==> flow/design.v <==
`timescale 1ns / 1ps
module main(
	input clk,
	input rst,
	input echo,
	input canal_serial_receptor,
	output canal_serial_transmisor,
	output servo1,
	output servo2,
	output servo3,
	output servo4,
	output servo5,
	output [7:0] leds,
	output trig,
	output [7:0] seg,
	output [3:0] an
    );	
		wire [8:0] distancia;
		wire [13:0] decimal;
		wire [7:0] ang_servo_1;
		wire [7:0] ang_servo_2;
		wire [7:0] ang_servo_3;
		wire [7:0] ang_servo_4;
		wire [7:0] ang_servo_5;
		assign leds = decimal[7:0];
		servo_pwm servo_pwm1 (
			.pos(ang_servo_1),  
			.clk(clk),
			.rst(rst),
			.servo_pulse(servo1)
		);
		servo_pwm servo_pwm2(
			.pos(ang_servo_2),  
			.clk(clk),
			.rst(rst),
			.servo_pulse(servo2)
		);
		servo_pwm servo_pwm3 (
			.pos(ang_servo_3),  
			.clk(clk),
			.rst(rst),
			.servo_pulse(servo3)
		);
		servo_pwm servo_pwm4 (
			.pos(ang_servo_4),  
			.clk(clk),
			.rst(rst),
			.servo_pulse(servo4)
		);
		servo_pwm servo_pwm5 (
			.pos(ang_servo_5),  
			.clk(clk),
			.rst(rst),
			.servo_pulse(servo5)
		);
		controlador_sensor_distancia controlador_sensor_distancia(
			.echo(echo),
			.clk(clk),
			.rst(rst),
			.distancia(distancia),
			.trig(trig)
		);
		controlador_etapa controlador_etapa(
			.distancia(distancia),
			.clk(clk),
			.rst(rst),
			.canal_serial_receptor(canal_serial_receptor),
			.decimal(decimal),
			.canal_serial_transmisor(canal_serial_transmisor),
			.ang_servo_1(ang_servo_1),
			.ang_servo_2(ang_servo_2),
			.ang_servo_3(ang_servo_3),
			.ang_servo_4(ang_servo_4),
			.ang_servo_5(ang_servo_5)
		);
		SevenSeg SevenSeg(
			.clk(clk),
			.rst(rst),
			.decimal({5'b00000, distancia}),
			.an(an),
			.seg(seg)
			);
endmodule
`timescale 1ns / 1ps
module servo_pwm(
  input [7:0] pos,
  input clk,  
  input rst,
  output reg servo_pulse
    );
  parameter ClkDiv = 195;     
  parameter init = 12'b000010001100;  
  reg [7:0] ClkCount;  
  reg ClkTick;
  reg [12:0] PulseCount;
  reg [11:0] count;
  always @(posedge clk) begin
	if (rst) ClkTick <= 0;
	else ClkTick <= (ClkCount==ClkDiv-2);
  end
  always @(posedge clk) begin
	if (rst) ClkCount <= 0;
	else if(ClkTick) ClkCount <= 0; else ClkCount <= ClkCount + 1;
  end
  always @(posedge clk) begin
	if (rst) PulseCount <= 0;
	else if(ClkTick) begin
		PulseCount <= PulseCount + 1;
		if (PulseCount == 5128) begin  
			PulseCount <= 0;
		end
	end
  end
  always @(*) count = init +  {4'b0000, pos} +  {4'b0000, pos} ;
  always @(posedge clk) begin
	if (rst) servo_pulse <= 0;
	else servo_pulse <= (PulseCount < count);
  end
endmodule
`timescale 1ns / 1ps
module controlador_sensor_distancia(
		input echo,
		input clk,
		input rst,
		output reg trig,
		output reg [18:0] distancia,
		output reg timeout,
		output reg [2:0] state,
		output [13:0] decimal
    );
	 parameter ENVIANDO_PULSO = 0, RECIBIENDO_PULSO = 1, ESPERANDO_PULSO = 2, EN_ESPERA = 3, DELAY= 4;
	 parameter tiempo10us = 500, TIMEOUT = 20000, TIEMPO_DELAY = 20000;
	 reg [35:0] contador_10us;
	 reg [35:0] contador_echo;
	 reg [35:0] contador_en_espera;
	 reg [18:0] distancia_temporal;
	 reg [30:0] contador_timeout;
	 reg [30:0] cont_delay;
	 reg [31:0] distancias_anteriores[4:0];
	 always @(posedge clk) begin : seq
		reg [18:0] distancia_v;
		reg  trig_v;
		distancia_v = distancia;
		trig_v = trig;
		if (rst) begin
			state = ENVIANDO_PULSO;
			contador_10us = 0;
			contador_echo = 0;
			contador_en_espera = 0;
			trig_v = 0;
			contador_timeout = 0;
			timeout = 0;
			distancia_v = 0;
			distancia_temporal = 0;
			cont_delay = 0;
			distancias_anteriores[0] = 0;
			distancias_anteriores[1] = 0;
			distancias_anteriores[2] = 0;
			distancias_anteriores[3] = 0;
			distancias_anteriores[4] = 0;
		end else if (state == ENVIANDO_PULSO) begin
			trig_v = 1;
			contador_10us = contador_10us + 1;
			if (contador_10us >= tiempo10us) begin
				trig_v = 0;
				contador_10us = 0;
				contador_timeout = 0;
				state = ESPERANDO_PULSO;
			end
		end else if (state == ESPERANDO_PULSO) begin
			contador_timeout = contador_timeout + 1;
			if (echo) begin
				state = RECIBIENDO_PULSO;
				contador_echo = 0;
			end else if (contador_timeout >= TIMEOUT) begin
				state = ENVIANDO_PULSO;
			end 
		end else if (state == RECIBIENDO_PULSO) begin
			contador_echo = contador_echo + 1;
			if (!echo) begin
				state = EN_ESPERA;
				contador_en_espera = 0;
			end
		end else if (state == EN_ESPERA) begin
			if(contador_en_espera < contador_echo) begin
				contador_en_espera = contador_en_espera + 2900;  
				distancia_temporal = distancia_temporal + 1;
			end
			else if (distancia_temporal < 35 && distancia_temporal >4) begin
				distancias_anteriores[0] = distancias_anteriores[1];
				distancias_anteriores[1] = distancias_anteriores[2];
				distancias_anteriores[2] = distancias_anteriores[3];
				distancias_anteriores[3] = distancias_anteriores[4];
				distancias_anteriores[4] = distancia_temporal - 1;
				if (distancias_anteriores[0] == distancias_anteriores[1] && 
					distancias_anteriores[1] == distancias_anteriores[2] && 
					distancias_anteriores[2] == distancias_anteriores[3] && 
					distancias_anteriores[3] == distancias_anteriores[4]) begin
					distancia_v = distancias_anteriores[4];
				end		
				distancia_temporal = 0;
				contador_echo = 0;
				contador_en_espera = 0;
				state = DELAY;
			end else begin
				distancia_temporal = 0;
				contador_echo = 0;
				contador_en_espera = 0;
				state = DELAY;
			end
		end
		else if (state == DELAY) begin
			if (cont_delay == TIEMPO_DELAY) begin
				state = ENVIANDO_PULSO;
				cont_delay = 0;
			end else cont_delay = cont_delay + 1;
		end
			distancia <= distancia_v;
		trig <= trig_v;
	end
	assign decimal = distancia;
endmodule
`timescale 1ns / 1ps
module controlador_etapa(
		input [8:0] distancia,  
		input clk,
		input rst,
		input canal_serial_receptor,
		output [13:0] decimal,
		output canal_serial_transmisor,
		output [7:0] ang_servo_1,
		output [7:0] ang_servo_2,
		output [7:0] ang_servo_3,
		output [7:0] ang_servo_4,
		output [7:0] ang_servo_5
    );
	 wire [7:0] recepcion_ang_2, recepcion_ang_3, recepcion_ang_4;
	 wire [8:0] distancia_para_mapear;
	 wire [7:0] distancia_mapeada;
	 assign distancia_para_mapear = (distancia >= 5) ?  distancia - 5: 0;
	 parameter x5cm = 0, z5cm = 110, x0cm = 0, z0cm = 0, y0cm = 0;
	 parameter xpunto = 127;
	 wire [7:0] ypunto;
	 parameter tiempo_espera = 1000;
	 parameter limite_distancia_superior = 14;
	 parameter limite_distancia_inferior = 4;
	 parameter BUSCANDO_SUBIENDO = 0, BUSCANDO_BAJANDO = 1, PESCANDO_OBJETO = 2, LEVANTANDO_OBJETO = 3,DEJANDO_OBJETO = 4, IDLE = 5;
	 reg [7:0] x, y, z;
	 reg [25:0] cont_x, cont_y;
	 reg [7:0] cont_angulo_y;
	 reg [25:0] cont_divider;
	 assign ang_servo_1 = cont_angulo_y;
	 assign ang_servo_2 = recepcion_ang_2;
	 assign ang_servo_3 = recepcion_ang_3;
	 assign ang_servo_4 = recepcion_ang_4;
	 assign ang_servo_5 = 128;
	 assign ypunto = cont_angulo_y > 128 ? 64 : 192;
	 wire tick_transmisor;
	 wire tick_receptor;
	 wire clk_div_transmisor;
	 wire clk_div_receptor;
	 reg [3:0] state;
	 assign decimal = state;
	 receptor_serial receptor_serial(
			.clk(clk),
			.rst(rst),
			.en(tick_receptor),
			.canal_serial(canal_serial_receptor),
			.angulo_servo_2(recepcion_ang_2),
			.angulo_servo_3(recepcion_ang_3),
			.angulo_servo_4(recepcion_ang_4)
		);
	transmisor_serial transmisor_serial(
		 .clk(clk),
		 .rst(rst),
		 .en(tick_transmisor),
		 .x(x),
		 .y(y),
		 .z(z),
		.canal_serial(canal_serial_transmisor)
    );
		clockDivider clockDivider_transmisor(
			.clock(clk),
			.rst(rst),
			.constante(16'd1000),
			.clk(clk_div_transmisor),
			.tick(tick_transmisor)
		);
		clockDivider clockDivider_receptor(
			.clock(clk),
			.rst(rst),
			.constante(16'd50),
			.clk(clk_div_receptor),
			.tick(tick_receptor)
		);
		ROM_mapeo_distancia ROM_mapeo_distancia(
			.distancia(distancia_para_mapear),
			.distancia_mapeada(distancia_mapeada)
		);
	 always @(posedge clk) begin : seq
		reg [7:0] x_v;
		reg [7:0] y_v;
		reg [7:0] z_v;
		reg [7:0] cont_angulo_y_v;
		reg [3:0] state_v;
		x_v = x;
		y_v = y;
		z_v = z;
		cont_angulo_y_v = cont_angulo_y;
		state_v = state;
		if (rst) begin
			x_v = 0;
			y_v = 0;
			z_v = 90;
			state_v = BUSCANDO_SUBIENDO;
			cont_divider = 0;
			cont_angulo_y_v = 0;
			cont_x = 0;
			cont_y = 0;
		end else
		case(state_v)
			BUSCANDO_SUBIENDO: begin
				cont_divider = cont_divider + 1;
				if (distancia <= limite_distancia_superior && distancia >= limite_distancia_inferior) begin
					state_v = PESCANDO_OBJETO;
					x_v = distancia_mapeada;
				end
				else if (cont_divider == tiempo_espera) begin
					cont_divider = 0;
					cont_angulo_y_v = cont_angulo_y_v + 1;
					if (cont_angulo_y_v == 255) state_v = BUSCANDO_BAJANDO;
				end
			end
			BUSCANDO_BAJANDO: begin
				cont_divider = cont_divider + 1;
				if (distancia <= limite_distancia_superior && distancia >= limite_distancia_inferior) begin
					state_v = PESCANDO_OBJETO;
					x_v = distancia_mapeada;
				end
				else if (cont_divider == tiempo_espera) begin
					cont_divider = 0;
					cont_angulo_y_v = cont_angulo_y_v - 1;
					if (cont_angulo_y_v == 0) state_v = BUSCANDO_SUBIENDO;
				end
			end
			PESCANDO_OBJETO: begin
				if (cont_x == tiempo_espera) begin
					cont_x = 0;
					if (x_v == distancia_mapeada) begin
						if (z_v == z0cm) begin
							state_v = LEVANTANDO_OBJETO;
						end else z_v = z_v - 1;
					end else x_v = x_v + 1;
				end else cont_x = cont_x + 1;
			end
			LEVANTANDO_OBJETO: begin
				if (cont_x == tiempo_espera) begin
					cont_x = 0;
					if (z_v == z5cm) begin
						if (x_v == x5cm) begin
							state_v = DEJANDO_OBJETO;
						end else x_v = x_v - 1;
					end else z_v = z_v + 1;
				end else cont_x = cont_x + 1;
			end
			DEJANDO_OBJETO: begin
				if (cont_x == tiempo_espera) begin
					if (x_v == xpunto) begin
						state_v = IDLE;
					end else if (x_v < xpunto) x_v = x_v + 1;
					else x_v = x_v -1;
				end else cont_x = cont_x + 1;
			end
			IDLE: begin
				if (cont_x == tiempo_espera) begin
					cont_x = 0;
					if (z_v == z5cm) begin
						if (x_v == x5cm) begin
							z_v = 90;
							state_v = BUSCANDO_SUBIENDO;
						end else x_v = x_v - 1;
					end else z_v = z_v + 1;
				end else cont_x = cont_x + 1;
			end
		endcase
		x <= x_v;
		y <= y_v;
		z <= z_v;
		cont_angulo_y <= cont_angulo_y_v;
		state <= state_v;
	end
endmodule
`timescale 1ns / 1ps
module receptor_serial(
		input clk,
		input rst,
		input en,
		input canal_serial,
		output reg [7:0] angulo_servo_1,
		output reg [7:0] angulo_servo_2,
		output reg [7:0] angulo_servo_3,
		output reg [7:0] angulo_servo_4,
		output reg [2:0] state
    );
	 reg [5:0] cont_data;
	 reg [6:0] cont_nivelacion;
	 reg [5:0] cont_50;
	 reg [1:0] cont_servo;
	 reg [31:0] data;
	 reg listo;
	 parameter STAND_BY = 3'b000, LEVELING_CLOCK = 3'b011, RECEIVING = 3'b001, HOLA = 3'b010;
	 parameter ciclo = 10;
	 parameter nivelacion = 14;
	 parameter num_datos = 8;
	 always @(posedge clk) begin : seq
		reg [7:0] angulo_servo_1_v;
		reg [7:0] angulo_servo_2_v;
		reg [7:0] angulo_servo_3_v;
		reg [7:0] angulo_servo_4_v;
		angulo_servo_1_v = angulo_servo_1;
		angulo_servo_2_v = angulo_servo_2;
		angulo_servo_3_v = angulo_servo_3;
		angulo_servo_4_v = angulo_servo_4;
	  if (rst) begin
		state = STAND_BY;
		cont_data = 0;
		cont_nivelacion = 1;
		cont_50 =ciclo;
		listo = 0;
		cont_servo =0;
		data = 0;
		angulo_servo_1_v = 0;
		angulo_servo_2_v = 0;
		angulo_servo_3_v = 0;
		angulo_servo_4_v = 0;
	  end else if (en) begin
		 if (listo) begin
			case(cont_servo)
				1: angulo_servo_1_v = data[7:0];
				2: angulo_servo_2_v = data[7:0];
				3: angulo_servo_3_v = data[7:0];
				0: angulo_servo_4_v = data[7:0];
			endcase
		 end
		 case(state)
			STAND_BY: begin
				if (!canal_serial) state = LEVELING_CLOCK;
			end
			LEVELING_CLOCK: begin
				if (cont_nivelacion == nivelacion) begin
					state = RECEIVING;
					cont_nivelacion = 1;
					cont_50 = ciclo;
				end else cont_nivelacion = cont_nivelacion + 1;
			end	
			RECEIVING: begin
				if (cont_50 == ciclo) begin
					cont_50 = 1;
					if (cont_data == num_datos) begin
						cont_servo = cont_servo + 1;
						state = STAND_BY;
						listo = 1;
						cont_data = 0;
					end else if (cont_data < num_datos) begin
						listo = 0;
						data[cont_data] = canal_serial;
						cont_data = cont_data + 1;
					end  
				end else cont_50 = cont_50 + 1;
			end
			HOLA: begin
				state = STAND_BY;
			end
		 endcase
	  end
		angulo_servo_1 <= angulo_servo_1_v;
		angulo_servo_2 <= angulo_servo_2_v;
		angulo_servo_3 <= angulo_servo_3_v;
		angulo_servo_4 <= angulo_servo_4_v;
	end
endmodule
`timescale 1ns / 1ps
module transmisor_serial(
		input clk,
		input rst,
		input en,  
		input [7:0] x,
		input [7:0] y,
		input [7:0] z,
		output reg canal_serial,
		output [13:0] decimal
    );
	 reg [5:0] cont_data;
	 reg [18:0] cont_delay;
	 reg state;
	 wire [29:0] data;
	 assign data = {1'b1,z,1'b0,1'b1,y,1'b0,1'b1,x,1'b0};
	 parameter IDLE = 1'b0, TR = 1'b1;
	 parameter DELAY_IDLE = 30;
	 always @(posedge clk) begin
		if (rst) begin
			state = TR;
			cont_data = 0;
			cont_delay = 0;
			canal_serial = 0;
		end else if (en) begin
		case(state)
			TR: begin
				canal_serial = data[cont_data];
				cont_data = cont_data + 1;
				if (cont_data ==30) begin
					cont_data = 0;
					state = IDLE;
				end
			end
			IDLE: begin
				canal_serial = 1;
				cont_delay = cont_delay + 1;
				if (cont_delay == DELAY_IDLE) begin  
					state = TR;
					cont_delay = 0;
				end
			end
		endcase
		end
	 end
	 assign decimal = cont_data;
endmodule
`timescale 1ns / 1ps
module clockDivider(
    input clock,
    input rst,
	 input [15:0] constante,
    output reg clk,
    output tick
    );
	reg [25:0] count;
	assign tick = (count == constante) && !clk;
	always @(posedge(clock)) begin
		if (rst) begin
			count <= 0;
			clk <= 0;
		end
		else if (count == constante) begin
			count <= 0;
			clk <= ~clk;
		end
		else begin
			count <= count + 1;
		end
	end
endmodule
`timescale 1ns / 1ps
`default_nettype none
module ROM_mapeo_distancia(distancia, distancia_mapeada);
input [8:0] distancia;
output reg [7:0] distancia_mapeada;
always @(*)
begin
	case (distancia)
		9'd0: distancia_mapeada = 0;
		9'd1: distancia_mapeada = 26;
		9'd2: distancia_mapeada = 51;
		9'd3: distancia_mapeada = 77;
		9'd4: distancia_mapeada = 102;
		9'd5: distancia_mapeada = 128;
		9'd6: distancia_mapeada = 153;
		9'd7: distancia_mapeada = 179;
		9'd8: distancia_mapeada = 204;
		9'd9: distancia_mapeada = 230;
		default: distancia_mapeada = 255;
	endcase
end
endmodule
`default_nettype wire
module SevenSeg(
		input clk,
		input rst,
		input [13:0] decimal,
		output [3:0] an,
		output [7:0] seg
    );
	 wire [15:0] bcd_out;
	 bcd decToBCD (
		.decimal(decimal),
		.bcd_out(bcd_out)
	 );
	 seven_seg BCDTo7Seg(
		.clk(clk),
		.rst(rst),
		.bcd_in(bcd_out),
		.seg(seg),
		.an(an)
	 );
endmodule
module bcd(
  decimal,
  bcd_out
);
  input 	 [13:0] decimal;
  output reg [15:0] bcd_out;
  reg [29:0] memreg;
  integer index;
  always @ (decimal) begin
    memreg [29:14] = 0;
    memreg [13:0] = decimal;
    for(index=0; index < 14; index = index+1)
      begin
        if(memreg[29:26] > 4) begin
          memreg[29:26] = memreg[29:26] + 3;
        end
        if(memreg[25:22] > 4) begin
          memreg[25:22] = memreg[25:22] + 3;
        end
        if(memreg[21:18] > 4) begin
          memreg[21:18] = memreg[21:18] + 3;
        end
        if(memreg[17:14] > 4) begin
          memreg[17:14] = memreg[17:14] + 3;
        end
        memreg = memreg << 1;
      end
    bcd_out = memreg[29:14];
  end
endmodule
module seven_seg(
	  clk,
	  rst,
	  bcd_in,
	  seg,
	  an
	);
  input 	[15:0]	bcd_in;
  input clk;
  input rst;
  output reg [7:0] seg;
  output [3:0] an;
	reg [15:0] disp_ctr;
	reg [6:0] sseg;
	reg [3:0] an_temp;
  	always @ (posedge(clk))
	begin
	  if (rst) begin
		disp_ctr = 0;
		an_temp = 4'b1111;
		sseg = 0;
		seg = 8'b11111111;
	  end else begin
		disp_ctr = disp_ctr + 1;
		if (disp_ctr >= 49999) begin
			an_temp = 4'b1110;
			sseg = bcd_in[3:0];
		end else if (disp_ctr <= 12499) begin
			an_temp = 4'b1101;
			sseg = bcd_in[7:4];
		end else if (disp_ctr <= 24999) begin
			an_temp = 4'b1011;
			sseg = bcd_in[11:8];
		end else if (disp_ctr <= 37499) begin
			an_temp = 4'b0111;
			sseg = bcd_in[15:12];
		end
		begin
		case(sseg)
			0:		seg = 8'b11000000;
			1:		seg = 8'b11111001;
			2:		seg = 8'b10100100;
			3:		seg = 8'b10110000;
			4:		seg = 8'b10011001;
			5:		seg = 8'b10010010;
			6:		seg = 8'b10000010;
			7:		seg = 8'b11111000;
			8:		seg = 8'b10000000;
			9:		seg = 8'b10011000;
			default:	seg = 8'b11111111;
		  endcase
		end
	  end
	end
	assign an = an_temp;
endmodule
Reports on main --
Tool output for the design above, in the order of the flow. Line numbers count from 1 in the design file above. Operators carry their Yosys type and port widths (W data, S select, Z words). Cell names lack the library's common part. Not given: -
Set-up: top module main, clock port clk, standard-cell library sky130hd, library corner tt_025C_1v80

Word level --
Yosys after proc, flatten, opt, wreduce and memory -nomap, before mapping. Print and check cells are not counted. Yosys's memory passes give these memory sizes; they may raise the number of words (mostly to a power of two), join words into wider ones and drop unused or constant bits.
Bit counts: register bits after elaboration 674, ROM bits 240, clocked read ports x word width 7, memories 2, bits of input ports 4, output and inout port bits 27
Cells by class: add/subtract/negate cells 70, order comparisons 45, equal/unequal tests 83, shift operators 3, multiplexer cells 140, bitwise operators 16, reduce/logical cells 75
Memory list:
- (name not given) | words 16, bits a word 8, rd ports 1, write ports 0, line 560 | case (distancia)
- (name not given) | words 16, bits a word 7, rd ports 1, write ports 0, line 664 | case(sseg)
Operators with widths (number):
- $mux W36 | 10
- $mux W8 | 25
- $mux W4 | 37
- $eq A32 B32 Y1 | 4
- $mux W31 | 4
- $add A26 B1 Y26 const B | 4
- $mux W26 | 4
- $gt A4 B3 Y1 const B | 22
- $eq A26 B10 Y1 const B | 3
- $add A36 B1 Y36 const B | 2
- $add A4 B2 Y4 const B | 18
- $mux W3 | 23
- $add A13 B1 Y13 const B | 5
- $eq A13 B13 Y1 const B | 5
- $mux W13 | 5
- $add A8 B1 Y8 const B | 8
- $add A31 B1 Y31 const B | 2
- $mux W19 | 3
- $lt A13 B12 Y1 | 4
- $pmux W26 S2 | 1
- $add A12 B8 Y12 | 4
- $eq A8 B8 Y1 const B | 6
- $mux W7 | 6
- $add A19 B1 Y19 const B | 2
- $add A36 B12 Y36 const B | 1
- $lt A36 B36 Y1 | 1
- $ge A36 B9 Y1 const B | 1
- $add A8 B8 Y9 const A | 4
Other operator kinds: 90; their cells: 218.

Logic depth --
Depth = most cells in a row (Yosys ltp): at word level without a register or memory, in the mapped netlist without a sequential cell, where the memories' decode and read muxes count.
Logic depth: word-level depth 24, ABC_AREA 0, mapped depth 28, depth with buffers taken out 26

Netlist --
Yosys stat after the flow's synthesis: flattened, memories mapped to cells. It holds for the ABC_AREA given above (unset counts as 0); a run with the other value may have another netlist. Totals and module areas in this step are rounded.
Cells by type:
- dfxtp_1 | number 648, total area 1.3E+04 µm²
- nor2_1 | number 690, total area 2.59E+03 µm²
- ha_1 | number 182, total area 2.28E+03 µm²
- xnor2_1 | number 234, total area 2.05E+03 µm²
- xor2_1 | number 187, total area 1.64E+03 µm²
- nand2_1 | number 365, total area 1.37E+03 µm²
- mux2i_1 | number 118, total area 1.18E+03 µm²
- a21oi_1 | number 234, total area 1.17E+03 µm²
- o21ai_0 | number 210, total area 1.05E+03 µm²
- nand3_1 | number 189, total area 945.907 µm²
- and3_1 | number 122, total area 763.232 µm²
- nor3_1 | number 142, total area 710.682 µm²
- nand4_1 | number 105, total area 656.88 µm²
- clkbuf_1 | number 172, total area 645.619 µm²
- inv_1 | number 166, total area 623.098 µm²
- nor4_1 | number 73, total area 456.688 µm²
- and2_1 | number 71, total area 444.176 µm²
- or3_1 | number 58, total area 362.848 µm²
Other cell types: 93; their cells: 681.
Mapped netlist: cells in the netlist 4647, synthesis area 37320 µm², mapped flip-flops 648, buffer cells 217
The figures by module come from a second, unflattened synthesis with its own total; it is not the netlist above.
Second synthesis, totals: cell total of the unflattened synthesis 5035, area total of the unflattened synthesis 41340 µm²
Rows give one instance, submodules left out.
By module:
- controlador_sensor_distancia | times used 1, cells 1834, area 15180 µm²
- servo_pwm | times used 5, cells 147, area 1315 µm²
- controlador_etapa | times used 1, cells 772, area 5796 µm²
- bcd | times used 1, cells 499, area 3473 µm²
- receptor_serial | times used 1, cells 336, area 3050 µm²
- clockDivider | times used 2, cells 155, area 1358 µm²
- seven_seg | times used 1, cells 289, area 2382 µm²
- transmisor_serial | times used 1, cells 225, area 1946 µm²
- ROM_mapeo_distancia | times used 1, cells 34, area 222.7 µm²
- main | times used 1, cells 1, area 3.8 µm²
- SevenSeg | times used 1, cells 0, area 0.0 µm²

Timing after synthesis --
Path of least setup slack by OpenSTA after synthesis, without wires, with an ideal clock, recovery checks aside; 20% of the period is set as input and as output delay. Where synthesis merged equal registers, the netlist keeps one of their names.
Timing path post-synthesis: kind reg-to-reg, start register controlador_sensor_distancia.distancia[6], end register SevenSeg.BCDTo7Seg.seg[3], clock period 10000 ps, library setup time 114 ps, launch time at the first pin 0 ps, data arrival time 5202 ps, required time 9886 ps, path slack 4684 ps, path delay 5316 ps, stages 28, synthesis period reached 5316 ps
"path delay" = arrival - input delay + setup time. "stages": output pins that drive a net of the path, with the launching flip-flop's if there is one; two outputs of one cell count as two. "synthesis period reached" is the clock period less the worst setup slack; recovery checks do not enter. This is arithmetic on one report: input and output delays are still those of the set period (20% each). Between the ends stands the longest chain of elaborated cells between them, by number of cells; it is not shown to be the way that was timed. Of several equally long chains one is given. Each line given opens the expression or statement behind the cell; cells for indexed reads and writes are added by Yosys, which also makes memories of some case tables. At most two assigning lines are given for a register; there are more.
On the way, post-synthesis: path through dfxtp_1 inv_1 ha_1 inv_1 ha_1 or2_1 buf_2 a311oi_2 nor3_4 buf_6 nand3_2 a32oi_1 nor2_1 ha_1 inv_1 o21ai_0 a211oi_1 nor4b_4 a32oi_2 mux2i_2 o21ai_0 xnor2_1 o2111a_1 nor2_1 inv_1 ha_1 or3_1 a21bo_1, cells in the longest elaborated chain 17
RTL lines, path post-synthesis:
- from (decl) | line 126 | output reg [18:0] distancia,
- from (assign) | line 218 | distancia <= distancia_v;
- $add A4 B2 Y4 | line 619 | memreg[17:14] = memreg[17:14] + 3;
- $mux W4 | line 618 | if(memreg[17:14] > 4) begin
- $gt A4 B3 Y1 | line 618
- $mux W4 | line 618
- $gt A4 B3 Y1 | line 618
- $mux W4 | line 618
- $add A4 B2 Y4 | line 619
- [... 3 more ...]
- $add A4 B2 Y4 | line 613 | memreg[25:22] = memreg[25:22] + 3;
- $mux W4 | line 612 | if(memreg[25:22] > 4) begin
- $mux W7 | line 659 | end else if (disp_ctr <= 37499) begin
- $mux W7 | line 656 | end else if (disp_ctr <= 24999) begin
- $mux W7 | line 653 | end else if (disp_ctr <= 12499) begin
- $mux W7 | line 650 | if (disp_ctr >= 49999) begin
- $mux W7 | line 643 | if (rst) begin
- to (assign) | line 665 | 0: seg = 8'b11000000;
- to (assign) | line 666 | 1: seg = 8'b11111001;
- to (decl) | line 636 | output reg [7:0] seg;

Worst path after layout --
Path of least setup slack in the final report of stored run 3 (OpenROAD, finished layout, wires in). Where an end is a register, its clock arrival counts in the times. The report prints the path's times to 10 ps; the period is as set.
Timing path post-layout: kind reg-to-reg, start register controlador_sensor_distancia.distancia[6], end register SevenSeg.BCDTo7Seg.seg[0], clock period 10000 ps, library setup time 140 ps, launch time at the first pin 630 ps, data arrival time 7610 ps, required time 10490 ps, path slack 2880 ps, stages 27
Between the ends stands the longest chain of elaborated cells between them, by number of cells; it is not shown to be the way that was timed. Of several equally long chains one is given. At most two assigning lines are given for a register; there are more.
On the way, post-layout: path through dfxtp_1 inv_1 ha_1 inv_1 ha_1 xor2_1 nand3_1 a22oi_1 nand3_1 a21oi_1 nor2_1 ha_1 inv_1 o21ai_0 a211oi_1 nor4b_4 a32oi_2 mux2i_2 o21ai_0 xnor2_1 o2111a_1 nor2_1 inv_1 ha_1 or3_1 o21ai_0 a22oi_1, cells in the longest elaborated chain 17
RTL lines, path post-layout:
- from (decl) | line 126 | output reg [18:0] distancia,
- from (assign) | line 218 | distancia <= distancia_v;
- $add A4 B2 Y4 | line 619 | memreg[17:14] = memreg[17:14] + 3;
- $mux W4 | line 618 | if(memreg[17:14] > 4) begin
- $gt A4 B3 Y1 | line 618
- $mux W4 | line 618
- $gt A4 B3 Y1 | line 618
- $mux W4 | line 618
- $add A4 B2 Y4 | line 619
- [... 3 more ...]
- $add A4 B2 Y4 | line 613 | memreg[25:22] = memreg[25:22] + 3;
- $mux W4 | line 612 | if(memreg[25:22] > 4) begin
- $mux W7 | line 659 | end else if (disp_ctr <= 37499) begin
- $mux W7 | line 656 | end else if (disp_ctr <= 24999) begin
- $mux W7 | line 653 | end else if (disp_ctr <= 12499) begin
- $mux W7 | line 650 | if (disp_ctr >= 49999) begin
- $mux W7 | line 643 | if (rst) begin
- to (assign) | line 665 | 0: seg = 8'b11000000;
- to (assign) | line 666 | 1: seg = 8'b11111001;
- to (decl) | line 636 | output reg [7:0] seg;

FLOW RESULTS
============

Design main on sky130hd. What follows are 5 stored runs of the flow, each under its own settings; their order means nothing. The constraints put input and output delay at 20% of the set period each and load the outputs with 0.01 pF.
"achieved clock period" is the run's clock period less its worst setup slack. It is reckoned from that one timing run; input and output delays stay at 20% of the period that was set.
The measured numbers are rounded.

* Stored run 1 | settings: ABC_AREA 1; CELL_PAD_IN_SITES_GLOBAL_PLACEMENT 2; CORE_ASPECT_RATIO 0.55; CORE_MARGIN 3; CORE_UTILIZATION 55; CTS_CLUSTER_DIAMETER 233; CTS_CLUSTER_SIZE 72; MAX_ROUTING_LAYER met4; PLACE_DENSITY_LB_ADDON 0.28; TNS_END_PERCENT 100; period_ns 10.0; CAP_MARGIN 20; SLEW_MARGIN 20 | incomplete, placement halted on FLW-0024
* Stored run 2 | settings: CELL_PAD_IN_SITES_GLOBAL_PLACEMENT 2; CORE_ASPECT_RATIO 0.55; CORE_MARGIN 3; CORE_UTILIZATION 55; HOLD_SLACK_MARGIN -0.01; PLACE_DENSITY_LB_ADDON 0.28; TNS_END_PERCENT 75; period_ns 10.0; CAP_MARGIN 20; SLEW_MARGIN 20 | incomplete, placement halted on FLW-0024
* Stored run 3 | settings: CELL_PAD_IN_SITES_GLOBAL_PLACEMENT 2; CORE_ASPECT_RATIO 0.55; CORE_UTILIZATION 46; HOLD_SLACK_MARGIN 0.26; TNS_END_PERCENT 75; period_ns 10.0; CAP_MARGIN 20; CORE_MARGIN 2; SLEW_MARGIN 20 | results: overall die area 83540 µm²; achieved clock period 7115 ps; worst slack on setup checks 2885 ps; area of the synthesized netlist 37320 µm²; setup TNS 0 ps; post-route utilization 50.3 %
* Stored run 4 | settings: CELL_PAD_IN_SITES_DETAIL_PLACEMENT 2; CORE_MARGIN 6; GPL_TIMING_DRIVEN 0; MAX_ROUTING_LAYER met4; MIN_ROUTING_LAYER met2; PLACE_DENSITY 0.93; period_ns 10.5; CAP_MARGIN 20; CORE_UTILIZATION 40; SLEW_MARGIN 20 | incomplete, routing halted on GRT-0116
* Stored run 5 | settings: ABC_AREA 1; CELL_PAD_IN_SITES_DETAIL_PLACEMENT 1; CELL_PAD_IN_SITES_GLOBAL_PLACEMENT 3; CORE_MARGIN 6; CORE_UTILIZATION 52; CTS_CLUSTER_DIAMETER 376; CTS_CLUSTER_SIZE 87; GPL_ROUTABILITY_DRIVEN 0; GPL_TIMING_DRIVEN 0; MAX_ROUTING_LAYER met4; MIN_ROUTING_LAYER met2; PLACE_DENSITY 0.93; TNS_END_PERCENT 60; period_ns 4.42; CAP_MARGIN 20; SLEW_MARGIN 20 | incomplete, placement halted on GPL-0301
